==> flow/design.v <==
`timescale 1ns/1ps
  module sbox(
    input [63:0] x0, x1, x2, x3, x4,
    output [63:0] sl0, sl1, sl2, sl3, sl4
    );
            assign sl0 = (x4 & x1) ^ x3 ^ (x2 & x1) ^ x2 ^ (x1 & x0) ^ x1 ^ x0;      
            assign sl1 = x4 ^ (x3 & x2) ^ (x3 & x1) ^ x3 ^ x2 ^ x1 ^ x0 ^ (x2 & x1);
            assign sl2 = (x4 & x3) ^ x4 ^ x2 ^ x1 ^ 64'hffffffffffffffff;               
            assign sl3 = (x4 & x0) ^ (x3 & x0) ^ x4 ^ x3 ^ x2 ^x1 ^ x0;                 
            assign sl4 = (x4 & x1) ^ x4 ^ x3 ^ (x1 & x0) ^ x1;                          
        endmodule
`timescale 1ns / 1ps
module linear_sub(
        input [63:0] x0, x1, x2, x3, x4,
    output [63:0] o0, o1, o2, o3, o4
    );
    assign o0 = x0 ^ ((x0 >> 19) | ((x0 & (1<<19)-1) << (64-19))) ^ ((x0 >> 28) | ((x0 & (1<<28)-1) << (64-28)));
    assign o1 = x1 ^ ((x1 >> 61) | ((x1 & (1<<61)-1) << (64-61))) ^ ((x1 >> 39) | ((x1 & (1<<39)-1) << (64-39)));
    assign o2 = x2 ^ ((x2 >> 1)  | ((x2 & (1<<1)-1) << (64-1)))   ^ ((x2 >> 6)  | ((x2 & (1<<6)-1)  << (64-6)));
    assign o3 = x3 ^ ((x3 >> 10) | ((x3 & (1<<10)-1) << (64-10))) ^ ((x3 >> 17) | ((x3 & (1<<17)-1) << (64-17)));
    assign o4 = x4 ^ ((x4 >> 7)  | ((x4 & (1<<7)-1) << (64-7)))   ^ ((x4 >> 41) | ((x4 & (1<<41)-1) << (64-41)));
endmodule
module RND_Const(
    input  [63:0] x2_in,
    input  [3:0]  rnd,
    input [3:0] rnds,
    output [63:0] x2_out
);
reg [63:0] out_buf;
reg [7:0] rc;
assign x2_out = out_buf;
always @(*) begin
    if(rnds==6)
        rc = 8'h96 - rnd*8'h0F;
    else if(rnds==8)
        rc = 8'hB4 - rnd*8'h0F;
    else
        rc = 8'hF0 - rnd*8'h0F;
    out_buf = x2_in ^ {56'd0, rc};
end
endmodule
`timescale 1ns / 1ps
module Perm(
    input clk,
    input [319:0] S,
    input start,
    input [3:0]rnd_type,
    output reg finish,
    output reg [319:0] S_out
    );
    wire [63:0] x0,x1,x2,x3,x4;
    reg [63:0] x0_t,x1_t,x2_t,x3_t,x4_t;
    reg [3:0] rnd_total,rnd_no;
    always@(posedge clk)begin
    if(start==1)begin
    {x0_t,x1_t,x2_t,x3_t,x4_t}<=S;
    rnd_total<=rnd_type;
    rnd_no<=0;
    finish<=0;
    end
    else if(start!=1 && rnd_no<rnd_total) begin
    x0_t <= x0;
    x1_t <= x1;
    x2_t <= x2;
    x3_t <= x3;
    x4_t <= x4;
    rnd_no<=rnd_no+1;
    end
    else if(rnd_no==rnd_total)begin
    finish<=1;
    S_out<={x0_t,x1_t,x2_t,x3_t,x4_t};
    end
    end
    wire [63:0]a1;
    RND_Const  L1(.rnds(rnd_total),.x2_in(x2_t),.rnd(rnd_no),.x2_out(a1));
    wire [63:0] b0,b1,b2,b3,b4;
    sbox L2(.x0(x0_t),.x1(x1_t),.x2(a1),.x3(x3_t),.x4(x4_t),
            .sl0(b0),.sl1(b1),.sl2(b2),.sl3(b3),.sl4(b4));
    linear_sub L3(.x0(b0),.x1(b1),.x2(b2),.x3(b3),.x4(b4),
            .o0(x0),.o1(x1),.o2(x2),.o3(x3),.o4(x4));
 endmodule           
`timescale 1ns / 1ps
module initialization(
    input [127:0]key,
    input [127:0]nonce,
    input clk,
    input rst,
    input start,
    output reg finish,
    output reg [319:0] state
 );
   reg [319:0]S;
   wire[319:0] perm_out;
   reg [2:0]layer;
   reg perm_start;
   wire perm_done;
   localparam [63:0] IV= 64'h00001000808c0001;
   localparam [3:0] rnd= 4'd12;
   localparam Idle=2'd0;
   localparam Permu=2'd1;
   localparam key_xor =2'd2;
   localparam done =2'd3;
   always@(posedge clk)begin
   if(rst) begin
   layer<= Idle;
   perm_start<=0;
   finish<=0;
   end
   else begin
   case(layer)
       Idle: begin
       if(start) begin
       finish<=0;
       S<={IV,key,nonce};
       perm_start <=1'b1;
       layer<=Permu;
       end
       end
       Permu: begin
       perm_start<=0;
       if(perm_done && !perm_start)begin
       layer<=key_xor;
       S<=perm_out;
       end
       end
       key_xor:begin
       S<=S^{192'b0,key};
       layer<=done;
       end
       done: begin
       state<=S;
       finish<=1;
       layer<=Idle;
       end
       endcase
       end
       end
       Perm P(.clk(clk),.S(S),.start(perm_start),.rnd_type(rnd),.finish(perm_done),.S_out(perm_out));
endmodule
Subject: tool reports on initialization

Hi,

---- From RTL to reports: initialization ----
Module initialization before and after one edit of its RTL, step after step.
Lines under "unedited" count in the file above, lines under "edited" in the edited file.
"change": "edited" minus "unedited" as printed here. "rel. change": 100 x difference / "unedited".
Operators carry their Yosys type and port widths (W data, S select, Z words).
Library cell names are shortened.
A cell with n/a has no value.
set-up
  top module .............................. initialization
  clock ................................... clk
  library ................................. sky130hd
  timing corner ........................... tt_025C_1v80

---- Diff ----
The edit as a unified diff against the file above.
The edit is scripted: it alters the design's behaviour and was not made to optimise anything.
begin of diff
@@ -82,5 +82,5 @@
 `timescale 1ns / 1ps
 module initialization(
-    input [127:0]key,
+    input [159:0]key,
     input [127:0]nonce,
     input clk,
end of diff

---- Elaborated design ----
Yosys after proc, flatten, opt, wreduce and memory -nomap, before mapping. Memory bits, and registers merged into a memory's read port (data or address), are not among the register bits. Print and check cells are not counted. Equal cells are merged and count once.
cells by class
  element                    unedited  edited  change  rel. change (%)
  add/subtract/negate cells  2         2       0       0.00
  $mul                       1         1       0       0.00
  $lt $le $gt $ge            1         1       0       0.00
  eq/ne operators            6         6       0       0.00
  muxes and demuxes          20        20      0       0.00
  bitwise operators          60        60      0       0.00
  reduce/logical cells       16        16      0       0.00
operator list
  kind                 unedited  edited  change  rel. change (%)
  $xor A320 B128 Y320  1         0       -1      -100.00
  $xor A320 B160 Y320  0         1       +1      n/a
Operator kinds equal on both sides are left out: 39.
storage and ports
  element                     unedited  edited  change  rel. change (%)
  register bits               1290      1290    0       0.00
  input bits                  259       291     +32     +12.36
  output and inout port bits  321       321     0       0.00
  cells after elaboration     119       119     0       0.00

---- Depth ----
Longest topological path by Yosys (ltp), each cell counted once; first at word level (registers and memories cut), then after technology mapping (sequential cells cut; the memories' decode and read muxes count).
depth
  element                        unedited  edited  change  rel. change (%)
  word-level depth               16        16      0       0.00
  ABC_AREA                       0         0       n/a     n/a
  depth in mapped cells          14        15      +1      +7.14
  gate-level depth less buffers  14        15      +1      +7.14

---- After synthesis ----
Source: synth_stat.txt of the flow (Yosys; design flattened, memories mapped). It holds for the ABC_AREA given above (unset counts as 0); a run with the other value may have another netlist.
synthesis totals
  element                         unedited  edited   change  rel. change (%)
  standard cells after synthesis  4439      4567     +128    +2.88
  chip area (Yosys) (µm²)         61595.3   62072.0  +476.7  +0.77
  sequential area (µm²)           38657.1   38657.1  0.0     0.00
  mapped flip-flops               1291      1291     0       0.00
  buffer cells                    140       146      +6      +4.29
cells by type
  cell type  unedited  edited  change  rel. change (%)
  nand2_1    490       556     +66     +13.47
  xnor2_1    903       936     +33     +3.65
  and2_1     65        32      -33     -50.77
  a22oi_1    128       160     +32     +25.00
  xor2_1     354       384     +30     +8.47
  xnor2_2    19        3       -16     -84.21
  clkbuf_1   127       136     +9      +7.09
  xnor3_1    13        5       -8      -61.54
  buf_2      4         0       -4      -100.00
  xnor3_2    4         0       -4      -100.00
  o21ai_0    232       235     +3      +1.29
  nor2_1     79        82      +3      +3.80
  and3_1     57        60      +3      +5.26
  a211oi_1   1         4       +3      +300.00
  mux2_2     218       216     -2      -0.92
  nor2b_1    115       113     -2      -1.74
  nor3_1     114       116     +2      +1.75
  inv_1      17        19      +2      +11.76
Cell types equal on both sides are left out: 7.
Not every row of either side is listed.
By module: a second synthesis without flattening, with its own total; a netlist apart from the flattened one above.
second synthesis, totals
  element                             unedited  edited   change  rel. change (%)
  cells (unflattened synthesis)       4152      4204     +52     +1.25
  area (unflattened synthesis) (µm²)  65725.5   66133.4  +407.9  +0.62
Rows give one instance, submodules left out.
modules, unedited
  module          times used  cells  area (µm²)  seq. area (µm²)
  initialization  1           1503   24663.7     19338.5
  Perm            1           1039   23691.5     19438.6
  sbox            1           1152   8559.5      0.0
  linear_sub      1           320    7689.9      0.0
  RND_Const       1           138    1121.1      0.0
modules, edited
  module          times used  cells  area (µm²)  seq. area (µm²)
  initialization  1           1555   25071.5     19338.5
  Perm            1           1039   23691.5     19438.6
  sbox            1           1152   8559.5      0.0
  linear_sub      1           320    7689.9      0.0
  RND_Const       1           138    1121.1      0.0

---- Path before layout ----
Source: OpenSTA report_checks on the synthesized netlist (no wires, ideal clock, input and output delay 20% of the period each), path of least setup slack; recovery checks are left aside. Register names are those of the netlist, which keeps one name where synthesis merged equal registers.
timing post-synthesis
  element                              unedited              edited                change  rel. change (%)
  path type                            register to register  register to register  n/a     n/a
  start                                register perm_start   register perm_start   n/a     n/a
  end                                  register P.S_out[0]   register P.S_out[0]   n/a     n/a
  clock period (ns)                    5.0                   5.0                   0.0     0.00
  library setup time (ns)              4.375                 4.375                 0.000   n/a
  launch time at the first pin (ns)    0.000                 0.000                 0.000   n/a
  arrival time (ns)                    39.731                39.735                +0.004  +0.01
  data required time (ns)              0.625                 0.625                 0.000   0.00
  slack (ns)                           -39.106               -39.111               -0.005  n/a
  delay of the path (ns)               44.106                44.110                +0.004  +0.01
  stages                               6                     6                     0       0.00
  buffers on the path                  3                     3                     0       0.00
  period reached after synthesis (ns)  44.106                44.111                +0.005  +0.01
"delay of the path" = arrival - input delay + setup time.
"stages" counts driving pins, that of a launching flip-flop among them; a cell with two outputs on the path counts twice.
"period reached after synthesis" = period - worst setup slack (recovery checks aside). The figure is calculated, with input and output delays left at 20% of the set period.
The rows between start and end are the longest chain of elaborated cells between them; the timing report does not say that the signal goes this way. Where chains are equally long, one stands for them.
A line is the first line of the expression or statement that the cell stems from. Yosys adds cells for indexed reads and writes and turns some case tables into memories.
At most two assigning lines are given for a register; there are more.
between the ends, post-synthesis, unedited
  cells stage by stage .................... dfxtp_1 > clkbuf_1 > clkbuf_1 > clkbuf_1 > nand2b_1 > nor2_1
  length of the longest elaborated chain .. 4
  elaborated cells between the ends (all ways) .. 4
  RTL lines with such cells ............... 1
  those cells by class .................... logic (2); reduce/logical (2)
ends and longest elaborated chain, post-synthesis, unedited
  element              RTL line  RTL
  start: declaration   95        reg perm_start;
  start: assignment    106       perm_start<=0;
  start: assignment    115       perm_start <=1'b1;
  $not A1 Y1           61        else if(start!=1 && rnd_no<rnd_total) begin
  $logic_and A1 B1 Y1  61
  $not A1 Y1           n/a
  $reduce_and A3 Y1    n/a
  end: assignment      71        S_out<={x0_t,x1_t,x2_t,x3_t,x4_t};
  end: declaration     49        output reg [319:0] S_out
between the ends, post-synthesis, edited
  cells stage by stage .................... dfxtp_1 > clkbuf_1 > clkbuf_1 > clkbuf_1 > nand2b_1 > nor2_1
  length of the longest elaborated chain .. 4
  elaborated cells between the ends (all ways) .. 4
  RTL lines with such cells ............... 1
  those cells by class .................... logic (2); reduce/logical (2)
ends and longest elaborated chain, post-synthesis, edited
  element              RTL line  RTL
  start: declaration   95        reg perm_start;
  start: assignment    106       perm_start<=0;
  start: assignment    115       perm_start <=1'b1;
  $not A1 Y1           61        else if(start!=1 && rnd_no<rnd_total) begin
  $logic_and A1 B1 Y1  61
  $not A1 Y1           n/a
  $reduce_and A3 Y1    n/a
  end: assignment      71        S_out<={x0_t,x1_t,x2_t,x3_t,x4_t};
  end: declaration     49        output reg [319:0] S_out

---- Worst path after layout ----
From the final timing report of the runs of pair A: the path of least setup slack in the routed layout; clock arrival at registers is part of the times.
timing post-layout
  element                            unedited              edited                change  rel. change (%)
  path type                          register to register  register to register  n/a     n/a
  start                              register P.rnd_no[2]  register P.rnd_no[0]  n/a     n/a
  end                                register P.x0_t[49]   register P.x0_t[7]    n/a     n/a
  clock period (ns)                  4.25                  4.25                  0.00    0.00
  library setup time (ns)            0.24                  0.25                  +0.01   n/a
  launch time at the first pin (ns)  0.81                  0.81                  0.00    0.00
  arrival time (ns)                  4.48                  4.60                  +0.12   +2.68
  data required time (ns)            4.82                  4.82                  0.00    0.00
  slack (ns)                         0.34                  0.22                  -0.12   n/a
  stages                             14                    15                    +1      +7.14
  buffers on the path                1                     0                     -1      -100.00
The rows between start and end are the longest chain of elaborated cells between them; the timing report does not say that the signal goes this way. Where chains are equally long, one stands for them.
unedited: Ways into the end's enable are left out, as the timed path ends at the data pin.
between the ends, post-layout, unedited
  cells stage by stage .................... dfxtp_1 > inv_1 > fa_1 > ha_1 > inv_1 > ha_1 > fa_1 > xnor3_2 > xnor2_1 > o21ai_1 > xor2_1 > buf_4 > xnor2_1 > mux2_2
  length of the longest elaborated chain .. 14
  elaborated cells between the ends (all ways) .. 16
  those cells by class .................... add/sub (1); mul (1); compare (1); mux (2); logic (10); reduce/logical (1)
ends and longest elaborated chain, post-layout, unedited
  element              RTL line  RTL
  start: declaration   53        reg [3:0] rnd_total,rnd_no;
  start: assignment    58        rnd_no<=0;
  start: assignment    67        rnd_no<=rnd_no+1;
  $mul A4 B4 Y8        38        rc = 8'hF0 - rnd*8'h0F;
  $sub A8 B8 Y8        38
  $xor A64 B8 Y64      39        out_buf = x2_in ^ {56'd0, rc};
  $and A64 B64 Y64     6         assign sl0 = (x4 & x1) ^ x3 ^ (x2 & x1) ^ x2 ^ (x1 & x0) ^ x1 ^ x0;
  $xor A64 B64 Y64 x5  6
  $or A45 B64 Y64      17        assign o0 = x0 ^ ((x0 >> 19) | ((x0 & (1<<19)-1) << (64-19))) ^ ((x0 >> 28) | ((x0 & (1<<28)-1) << (64-28)));
  $xor A64 B64 Y64 x2  17
  $mux W64             61        else if(start!=1 && rnd_no<rnd_total) begin
  $mux W64             55        if(start==1)begin
  end: assignment      62        x0_t <= x0;
  end: declaration     52        reg [63:0] x0_t,x1_t,x2_t,x3_t,x4_t;
edited: Ways into the end's enable are left out, as the timed path ends at the data pin.
between the ends, post-layout, edited
  cells stage by stage .................... dfxtp_1 > inv_1 > fa_1 > inv_1 > ha_1 > inv_1 > ha_1 > ha_1 > a211o_1 > a21oi_1 > xor3_2 > xor2_1 > mux2i_4 > xnor3_1 > mux2_2
  length of the longest elaborated chain .. 13
  elaborated cells between the ends (all ways) .. 15
  those cells by class .................... add/sub (1); mul (1); compare (1); mux (2); logic (9); reduce/logical (1)
ends and longest elaborated chain, post-layout, edited
  element              RTL line  RTL
  start: declaration   53        reg [3:0] rnd_total,rnd_no;
  start: assignment    58        rnd_no<=0;
  start: assignment    67        rnd_no<=rnd_no+1;
  $mul A4 B4 Y8        38        rc = 8'hF0 - rnd*8'h0F;
  $sub A8 B8 Y8        38
  $xor A64 B8 Y64      39        out_buf = x2_in ^ {56'd0, rc};
  $and A64 B64 Y64     6         assign sl0 = (x4 & x1) ^ x3 ^ (x2 & x1) ^ x2 ^ (x1 & x0) ^ x1 ^ x0;
  $xor A64 B64 Y64 x5  6
  $xor A64 B64 Y64 x2  17        assign o0 = x0 ^ ((x0 >> 19) | ((x0 & (1<<19)-1) << (64-19))) ^ ((x0 >> 28) | ((x0 & (1<<28)-1) << (64-28)));
  $mux W64             61        else if(start!=1 && rnd_no<rnd_total) begin
  $mux W64             55        if(start==1)begin
  end: assignment      62        x0_t <= x0;
  end: declaration     52        reg [63:0] x0_t,x1_t,x2_t,x3_t,x4_t;

---- Flow runs ----
Runs of the flow (Yosys, OpenROAD) on both versions; the two runs of a pair have the same settings. The constraints put input and output delay at 20% of the set period each and load the outputs with 0.01 pF.
settings, pair A
  CORE_UTILIZATION ........................ 35
  period_ns ............................... 4.25
  CAP_MARGIN .............................. 20
  CORE_MARGIN ............................. 2
  SLEW_MARGIN ............................. 20
final reports, pair A
  element                                                  unedited  edited    change   rel. change (%)
  synthesized cell area (µm²)                              61595.3   62072.0   +476.7   +0.77
  area inside the die boundary (µm²)                       179356.0  180731.0  +1375.0  +0.77
  area of the standard cells in the finished layout (µm²)  75917.8   76754.9   +837.1   +1.10
  post-layout utilization (%)                              43.5      43.6      +0.1     n/a
  worst setup slack after layout (ns)                      0.343     0.223     -0.120   n/a
  setup TNS (ns)                                           0.000     0.000     0.000    n/a
  worst hold slack after layout (ns)                       0.445     0.448     +0.003   n/a
  clock period achieved (ns)                               3.907     4.027     +0.120   +3.07
settings, pair B
  ABC_AREA ................................ 1
  CELL_PAD_IN_SITES_DETAIL_PLACEMENT ...... 0
  CORE_UTILIZATION ........................ 15
  GPL_ROUTABILITY_DRIVEN .................. 0
  MIN_ROUTING_LAYER ....................... met1
  PLACE_DENSITY_LB_ADDON .................. 0.18
  SETUP_SLACK_MARGIN ...................... 0.11
  TNS_END_PERCENT ......................... 15
  period_ns ............................... 2.94
  CAP_MARGIN .............................. 20
  CORE_MARGIN ............................. 2
  SLEW_MARGIN ............................. 20
final reports, pair B
  element                                                  unedited  edited    change  rel. change (%)
  synthesized cell area (µm²)                              63533.4   63513.4   -20.0   -0.03
  area inside the die boundary (µm²)                       428776.0  428645.0  -131.0  -0.03
  area of the standard cells in the finished layout (µm²)  86715.7   86565.5   -150.2  -0.17
  post-layout utilization (%)                              20.5      20.6      +0.1    n/a
  worst setup slack after layout (ns)                      -0.395    -0.540    -0.145  n/a
  setup TNS (ns)                                           -11.538   -21.223   -9.685  n/a
  worst hold slack after layout (ns)                       0.403     0.349     -0.054  n/a
  clock period achieved (ns)                               3.335     3.480     +0.145  +4.35
"clock period achieved" means the clock period less the worst setup slack. The figure is calculated, with input and output delays left at 20% of the set period.

Regards
